==> flow/design.v <==
module arctan #
	(
		parameter integer C_S00_AXIS_TDATA_WIDTH	= 32,
		parameter integer C_M00_AXIS_TDATA_WIDTH	= 32,
    parameter integer ITERATIONS = 16
	)
	(
		input wire  s00_axis_aclk, s00_axis_aresetn,
		input wire  s00_axis_tlast, s00_axis_tvalid,
		input wire [C_S00_AXIS_TDATA_WIDTH-1 : 0] s00_axis_tdata,
		input wire [(C_S00_AXIS_TDATA_WIDTH/8)-1: 0] s00_axis_tstrb,
		output logic  s00_axis_tready,
		input wire  m00_axis_aclk, m00_axis_aresetn,
		input wire  m00_axis_tready,
		output logic  m00_axis_tvalid, m00_axis_tlast,
		output logic [C_M00_AXIS_TDATA_WIDTH-1 : 0] m00_axis_tdata,
		output logic [(C_M00_AXIS_TDATA_WIDTH/8)-1: 0] m00_axis_tstrb
	);
  parameter int PI_15 = 102943;
  logic m00_axis_tvalid_reg, m00_axis_tlast_reg;
  logic [C_M00_AXIS_TDATA_WIDTH-1 : 0] m00_axis_tdata_reg;
  logic [(C_M00_AXIS_TDATA_WIDTH/8)-1: 0] m00_axis_tstrb_reg;
  logic signed [(C_S00_AXIS_TDATA_WIDTH/2)-1:0] x_pipe [ITERATIONS-1:0];
  logic signed [(C_S00_AXIS_TDATA_WIDTH/2)-1:0] y_pipe [ITERATIONS-1:0];
  logic signed [(C_S00_AXIS_TDATA_WIDTH)-1:0] phase [ITERATIONS-1:0];
  logic [ITERATIONS-1:0] valid_pipe, tlast_pipe;
  logic [(C_S00_AXIS_TDATA_WIDTH/8)-1:0] strobe_pipe [ITERATIONS-1:0];
  assign s00_axis_tready = m00_axis_tready || ~valid_pipe[ITERATIONS-1];
  assign m00_axis_tvalid = valid_pipe[ITERATIONS-1];
  assign m00_axis_tlast = tlast_pipe[ITERATIONS-1];
  assign m00_axis_tstrb = strobe_pipe[ITERATIONS-1];
  logic signed [(C_S00_AXIS_TDATA_WIDTH/2)-1:0] atan_lut [ITERATIONS-1:0];
  always_comb begin
        atan_lut[0] = 16'h6487;   
        atan_lut[1] = 16'h3B58;   
        atan_lut[2] = 16'h1F5B;   
        atan_lut[3] = 16'h0FEA;   
        atan_lut[4] = 16'h07FD;   
        atan_lut[5] = 16'h03FF;   
        atan_lut[6] = 16'h01FF;   
        atan_lut[7] = 16'h00FF;   
        atan_lut[8] = 16'h007F;   
        atan_lut[9] = 16'h003F;   
        atan_lut[10] = 16'h001F;   
        atan_lut[11] = 16'h000F;   
        atan_lut[12] = 16'h0007;   
        atan_lut[13] = 16'h0003;   
        atan_lut[14] = 16'h0001;   
        atan_lut[15] = 16'h0000;   
  end
  wire signed [(C_S00_AXIS_TDATA_WIDTH/2)-1:0] x_in = s00_axis_tdata[(C_S00_AXIS_TDATA_WIDTH/2)-1: 0];
  wire signed [(C_S00_AXIS_TDATA_WIDTH/2)-1:0] y_in = s00_axis_tdata[C_S00_AXIS_TDATA_WIDTH-1:(C_S00_AXIS_TDATA_WIDTH/2)];
  assign m00_axis_tdata = phase[ITERATIONS-1];
  always_ff @(posedge s00_axis_aclk)begin
    if (s00_axis_aresetn==0)begin
      for (int i = 0; i < ITERATIONS; i++) begin
                x_pipe[i] <= '0;
                y_pipe[i] <= '0;
                phase[i] <= '0;
                valid_pipe[i] <= 1'b0;
                strobe_pipe[i] <= '0;
                tlast_pipe[i] <= 1'b0;
      end
    end else begin
      if (s00_axis_tready)begin
        if (s00_axis_tvalid) begin
            if ((x_in < 0 ) && (y_in< 0)) begin
              x_pipe[0] <= -x_in;
              y_pipe[0] <= -y_in;
              phase[0] <= -PI_15;
            end else if ((x_in < 0 ) && (y_in >= 0)) begin
              x_pipe[0] <= -x_in;
              y_pipe[0] <= -y_in;
              phase[0] <= PI_15;
            end else begin
              x_pipe[0] <= x_in;
              y_pipe[0] <= y_in;
              phase[0] <= '0;
            end
            valid_pipe[0] <= 1'b1;
            tlast_pipe[0] <= s00_axis_tlast;
            strobe_pipe[0] <= s00_axis_tstrb;
        end else begin
            valid_pipe[0] <= 1'b0;
            tlast_pipe[0] <= 1'b0;
            strobe_pipe[0] <= '0;
        end
        for (int i = 1; i < ITERATIONS; i++) begin
            if (valid_pipe[i-1]) begin
              if (y_pipe[i-1] >= 0) begin
                x_pipe[i] <= x_pipe[i-1] + (y_pipe[i-1] >>> i-1);
                y_pipe[i] <= y_pipe[i-1] - (x_pipe[i-1] >>> i-1);
                phase[i] <= phase[i-1] + atan_lut[i-1];
              end else begin
                x_pipe[i] <= x_pipe[i-1] - (y_pipe[i-1] >>> i-1);
                y_pipe[i] <= y_pipe[i-1] + (x_pipe[i-1] >>> i-1);
                phase[i] <= phase[i-1] - atan_lut[i-1];
              end
              valid_pipe[i] <= valid_pipe[i-1];
              strobe_pipe[i] <= strobe_pipe[i-1];
              tlast_pipe[i] <= tlast_pipe[i-1];
            end else begin
              valid_pipe[i] <= 0;
              strobe_pipe[i] <= 0;
              tlast_pipe[i] <= 0;
            end
        end
      end
    end
  end
endmodule
From RTL to reports: arctan --
What the tools print for arctan, step after step. Lines are those of the file above, counted from 1. Library cell names are shortened. Not given: -
Set-up: design top arctan, clock s00_axis_aclk, library sky130hd, library corner tt_025C_1v80

Elaborated design --
Source: Yosys, flattened and elaborated. Widths are those after wreduce. Registers that Yosys merges into a memory's read port (data or address) are not register bits. Print and check cells do not count. Equal cells are merged and count once.
Storage and ports: flip-flop bits (word level) 1072, bits in latches 0, bits in writable memories 0, bits in read-only memories 0, clocked read ports x word width 0, memories 0, bits of input ports 43, output and inout port bits 39, cells after elaboration 312
Cells by class: add/sub/neg operators 85, multiply operators 0, divide/modulo/power cells 0, $lt $le $gt $ge 18, equal/unequal tests 0, shift-type cells 0, mux-type cells 96, bitwise logic cells 1, reductions and logical operators 19
Operator list (number):
- 32-bit two-way mux | 16
- 16-bit two-way mux | 31
- 16-bit by 1-bit greater-or-equal comparator with 1-bit output (second input constant) | 16
- 4-bit two-way mux | 16
- 16-bit by 1-bit < comparator with 1-bit output (second input constant) | 2
- 16-bit by 10-bit adder with 16-bit output | 2
- 16-bit by 10-bit subtractor with 16-bit output | 2
- 16-bit by 11-bit adder with 16-bit output | 2
- 16-bit by 11-bit subtractor with 16-bit output | 2
- 16-bit by 12-bit adder with 16-bit output | 2
- 16-bit by 12-bit subtractor with 16-bit output | 2
- 16-bit by 13-bit adder with 16-bit output | 2
- 16-bit by 13-bit subtractor with 16-bit output | 2
- 16-bit by 14-bit adder with 16-bit output | 2
- 16-bit by 14-bit subtractor with 16-bit output | 2
- 16-bit by 15-bit adder with 16-bit output | 2
- 16-bit by 15-bit subtractor with 16-bit output | 2
- 16-bit subtractor | 2
- 16-bit by 4-bit adder with 16-bit output | 2
- 16-bit by 4-bit subtractor with 16-bit output | 2
- 16-bit by 5-bit adder with 16-bit output | 2
- 16-bit by 5-bit subtractor with 16-bit output | 2
- 16-bit by 6-bit adder with 16-bit output | 2
- 16-bit by 6-bit subtractor with 16-bit output | 2
- 16-bit by 7-bit adder with 16-bit output | 2
- 16-bit by 7-bit subtractor with 16-bit output | 2
- 16-bit by 8-bit adder with 16-bit output | 2
- 16-bit by 8-bit subtractor with 16-bit output | 2
Other operator kinds: 42; their cells: 92.

Depth --
Yosys ltp: most cells in a row. Word level: on the elaborated netlist, between registers, memories and ports. Mapped: between sequential cells and ports; inverters and the memories' decode and read muxes count.
Logic depth: depth in word-level cells 4, ABC_AREA 1, mapped depth 21, mapped depth without buffers 20

Netlist --
The flow's flattened synthesis, as Yosys stat reports it; memories are mapped. The netlist is that of the ABC_AREA named above (0 if unset); the other value can give another one.
Mapped netlist: cell count 15669, chip area (Yosys) 91262.5 um2, area of sequential cells 20039.2 um2, flip-flops 1001, buffer cells 431
Cell types:
- dfxtp_1 | number 1001, total area 2E+04 um2
- nand2_1 | number 4372, total area 1.64E+04 um2
- inv_1 | number 2679, total area 1.01E+04 um2
- ha_1 | number 603, total area 7.54E+03 um2
- o21ai_0 | number 1263, total area 6.32E+03 um2
- nor2_1 | number 1615, total area 6.06E+03 um2
- nand3_1 | number 1066, total area 5.34E+03 um2
- a21oi_1 | number 1050, total area 5255.04 um2
- xor2_1 | number 448, total area 3.92E+03 um2
- clkbuf_1 | number 287, total area 1.08E+03 um2
- xnor2_1 | number 102, total area 893.357 um2
- nand4_1 | number 116, total area 725.696 um2
- nor3_1 | number 136, total area 680.653 um2
- fa_1 | number 31, total area 620.595 um2
- o211ai_1 | number 60, total area 450.432 um2
- o22ai_1 | number 70, total area 437.92 um2
- a31oi_1 | number 66, total area 412.896 um2
- a21o_1 | number 54, total area 405.389 um2
Other cell types: 41; their cells: 650.

Path before layout --
Path of least setup slack by OpenSTA after synthesis, without wires, with an ideal clock, recovery checks aside; 20% of the period is set as input and as output delay. Where synthesis merged equal registers, the netlist keeps one of their names.
Timing post-synthesis: path kind reg2reg, from register y_pipe[3][15], to register y_pipe[4][10], clock period 5000 ps, library setup time 109 ps, time at the first pin 0 ps, arrival 2804 ps, data required time 4891 ps, setup slack 2087 ps, path delay 2913 ps, driving pins on the path 19, path buffers 4, period reached after synthesis 2913 ps
"path delay" = arrival - input delay + setup time. "driving pins on the path": output pins that drive a net of the path, with the launching flip-flop's if there is one; two outputs of one cell count as two. "period reached after synthesis" = period - worst setup slack (recovery checks aside). The figure is calculated, with input and output delays left at 20% of the set period. The rows between start and end are the longest chain of elaborated cells between them; the timing report does not say that the signal goes this way. Where chains are equally long, one stands for them. A line is the first line of the expression or statement that the cell stems from. Yosys adds cells for indexed reads and writes and turns some case tables into memories. At most two assigning lines are given for a register; there are more.
On the way, post-synthesis: cells stage by stage dfxtp_1 buf_4 buf_2 buf_1 clkbuf_1 o21ai_0 fa_1 inv_1 nand3_1 nand3_1 inv_1 o21ai_0 nand3_1 nand2_1 nand2_1 nand3_1 nand3_1 nand2_1 inv_1, cells in the longest elaborated chain 2, elaborated cells between the ends (all ways) 2, RTL lines with such cells 1, those cells by class compare: 1; mux: 1
RTL lines, path post-synthesis:
- from (decl) | line 24 | logic signed [(C_S00_AXIS_TDATA_WIDTH/2)-1:0] y_pipe [ITERATIONS-1:0];
- from (assign) | line 92 | y_pipe[i] <= y_pipe[i-1] - (x_pipe[i-1] >>> i-1);
- from (assign) | line 96 | y_pipe[i] <= y_pipe[i-1] + (x_pipe[i-1] >>> i-1);
- 16-bit by 1-bit greater-or-equal comparator with 1-bit output | line 90 | if (y_pipe[i-1] >= 0) begin
- 16-bit two-way mux | line 90
- to (assign) | line 92
- to (assign) | line 96
- to (decl) | line 24

Path in the finished layout --
Path of least setup slack in the final report of flow run 1 (OpenROAD, finished layout, wires in). Where an end is a register, its clock arrival counts in the times. The path's times are printed in steps of 10 ps; the period is the one set.
Timing post-layout: path kind reg2reg, from register y_pipe[7][15], to register x_pipe[8][15], clock period 5000 ps, library setup time 50 ps, time at the first pin 750 ps, arrival 4420 ps, data required time 5710 ps, setup slack 1290 ps, driving pins on the path 10, path buffers 0
The rows between start and end are the longest chain of elaborated cells between them; the timing report does not say that the signal goes this way. Where chains are equally long, one stands for them. At most two assigning lines are given for a register; there are more.
On the way, post-layout: cells stage by stage dfxtp_1 clkinv_1 nor4_1 ha_1 a21oi_1 o21ai_0 a21oi_1 a21oi_1 o21ai_0 inv_1, cells in the longest elaborated chain 2, elaborated cells between the ends (all ways) 4, RTL lines with such cells 3, those cells by class add/sub: 2; compare: 1; mux: 1
RTL lines, path post-layout:
- from (decl) | line 24 | logic signed [(C_S00_AXIS_TDATA_WIDTH/2)-1:0] y_pipe [ITERATIONS-1:0];
- from (assign) | line 92 | y_pipe[i] <= y_pipe[i-1] - (x_pipe[i-1] >>> i-1);
- from (assign) | line 96 | y_pipe[i] <= y_pipe[i-1] + (x_pipe[i-1] >>> i-1);
- 16-bit by 9-bit subtractor with 16-bit output | line 95 | x_pipe[i] <= x_pipe[i-1] - (y_pipe[i-1] >>> i-1);
- 16-bit two-way mux | line 90 | if (y_pipe[i-1] >= 0) begin
- to (assign) | line 91 | x_pipe[i] <= x_pipe[i-1] + (y_pipe[i-1] >>> i-1);
- to (assign) | line 95
- to (decl) | line 23 | logic signed [(C_S00_AXIS_TDATA_WIDTH/2)-1:0] x_pipe [ITERATIONS-1:0];

Record of 3 stored runs of the RTL-to-layout flow on arctan, platform sky130hd. The runs are unordered. Constraints: input delay and output delay 20% of the set period each, output load 0.01 pF.
"period reached" is the run's clock period less its worst setup slack. It is reckoned from that one timing run; input and output delays stay at 20% of the period that was set.
"worst path time" means the part of the period allowed to the worst setup path (the constraints hold back 20% at inputs and 20% at outputs) less its slack; where the path has registers, the arrival times of their clocks count too.
By "power consumption" is meant OpenSTA's value without simulated activity: inputs other than the clock are taken to toggle once in ten clock periods, and the tool carries that through the logic.
"worst path time" is given in steps of 10 ps.

[flow run 1] flow files
==> flow/run.sh <==
#!/bin/bash
# the make line also repeats the synthesis and layout settings of config.mk as NAME=value (left out here)
make -C /OpenROAD-flow-scripts/flow DESIGN_CONFIG=/design/flow/config.mk WORK_HOME=/design/flow/orfs CLKGATE_MAP_FILE= finish
==> flow/config.mk <==
export PLATFORM = sky130hd
export DESIGN_NAME = arctan
export DESIGN_NICKNAME = arctan
export VERILOG_FILES = /design/flow/design.v
export SDC_FILE = /design/flow/constraint.sdc
export NUM_CORES = 4
export LEC_CHECK = 0
export ABC_AREA = 1
export CAP_MARGIN = 20
export CORE_ASPECT_RATIO = 1.55
export CORE_MARGIN = 9
export CORE_UTILIZATION = 40
export CTS_CLUSTER_DIAMETER = 313
export CTS_CLUSTER_SIZE = 78
export SLEW_MARGIN = 20
export TNS_END_PERCENT = 30
==> flow/constraint.sdc <==
create_clock -name core_clock -period 5.0 [get_ports {s00_axis_aclk}]
set_input_delay 1.0000 -clock core_clock [delete_from_list [all_inputs] [get_ports {s00_axis_aclk}]]
set_output_delay 1.0000 -clock core_clock [all_outputs]
set_load 0.01 [all_outputs]

[flow run 1] result: total die area 246092.0 um2; utilization after layout 42.1%; worst path time 3710 ps; worst setup path type reg2reg; chip area in the Yosys report 91262.5 um2; power consumption 14.571 mW; worst hold slack in the final report 479 ps; standard-cell area after routing 95216.3 um2; period reached 3713 ps; setup slack of the worst path 1287 ps

[flow run 2] flow files
==> flow/run.sh <==
#!/bin/bash
# the make line also repeats the synthesis and layout settings of config.mk as NAME=value (left out here)
make -C /OpenROAD-flow-scripts/flow DESIGN_CONFIG=/design/flow/config.mk WORK_HOME=/design/flow/orfs CLKGATE_MAP_FILE= finish
==> flow/config.mk <==
export PLATFORM = sky130hd
export DESIGN_NAME = arctan
export DESIGN_NICKNAME = arctan
export VERILOG_FILES = /design/flow/design.v
export SDC_FILE = /design/flow/constraint.sdc
export NUM_CORES = 4
export LEC_CHECK = 0
export CAP_MARGIN = 20
export CORE_ASPECT_RATIO = 1.55
export CORE_MARGIN = 2
export CORE_UTILIZATION = 40
export CTS_CLUSTER_DIAMETER = 313
export SLEW_MARGIN = 20
export TNS_END_PERCENT = 30
==> flow/constraint.sdc <==
create_clock -name core_clock -period 5.0 [get_ports {s00_axis_aclk}]
set_input_delay 1.0000 -clock core_clock [delete_from_list [all_inputs] [get_ports {s00_axis_aclk}]]
set_output_delay 1.0000 -clock core_clock [all_outputs]
set_load 0.01 [all_outputs]

[flow run 2] result: setup slack of the worst path 894 ps; power consumption 19.906 mW; standard-cell area after routing 82864.5 um2; period reached 4106 ps; utilization after layout 43.7%; worst path time 4110 ps; worst setup path type reg2reg; chip area in the Yosys report 76343.2 um2; total die area 194452.0 um2; worst hold slack in the final report 454 ps

[flow run 3] flow files
==> flow/run.sh <==
#!/bin/bash
# the make line also repeats the synthesis and layout settings of config.mk as NAME=value (left out here)
make -C /OpenROAD-flow-scripts/flow DESIGN_CONFIG=/design/flow/config.mk WORK_HOME=/design/flow/orfs CLKGATE_MAP_FILE= finish
==> flow/config.mk <==
export PLATFORM = sky130hd
export DESIGN_NAME = arctan
export DESIGN_NICKNAME = arctan
export VERILOG_FILES = /design/flow/design.v
export SDC_FILE = /design/flow/constraint.sdc
export NUM_CORES = 4
export LEC_CHECK = 0
export ABC_AREA = 1
export CAP_MARGIN = 20
export CELL_PAD_IN_SITES_DETAIL_PLACEMENT = 1
export CELL_PAD_IN_SITES_GLOBAL_PLACEMENT = 2
export CORE_ASPECT_RATIO = 1.5
export CORE_MARGIN = 9
export CORE_UTILIZATION = 40
export CTS_CLUSTER_DIAMETER = 313
export CTS_CLUSTER_SIZE = 78
export GPL_TIMING_DRIVEN = 0
export MIN_ROUTING_LAYER = met1
export SLEW_MARGIN = 20
export TNS_END_PERCENT = 35
==> flow/constraint.sdc <==
create_clock -name core_clock -period 5.66 [get_ports {s00_axis_aclk}]
set_input_delay 1.1320 -clock core_clock [delete_from_list [all_inputs] [get_ports {s00_axis_aclk}]]
set_output_delay 1.1320 -clock core_clock [all_outputs]
set_load 0.01 [all_outputs]

[flow run 3] result: chip area in the Yosys report 91262.5 um2; power consumption 13.666 mW; utilization after layout 42.9%; worst hold slack in the final report 482 ps; worst path time 5160 ps; worst setup path type reg2reg; setup slack of the worst path 501 ps; total die area 246031.0 um2; standard-cell area after routing 97309.6 um2; period reached 5159 ps
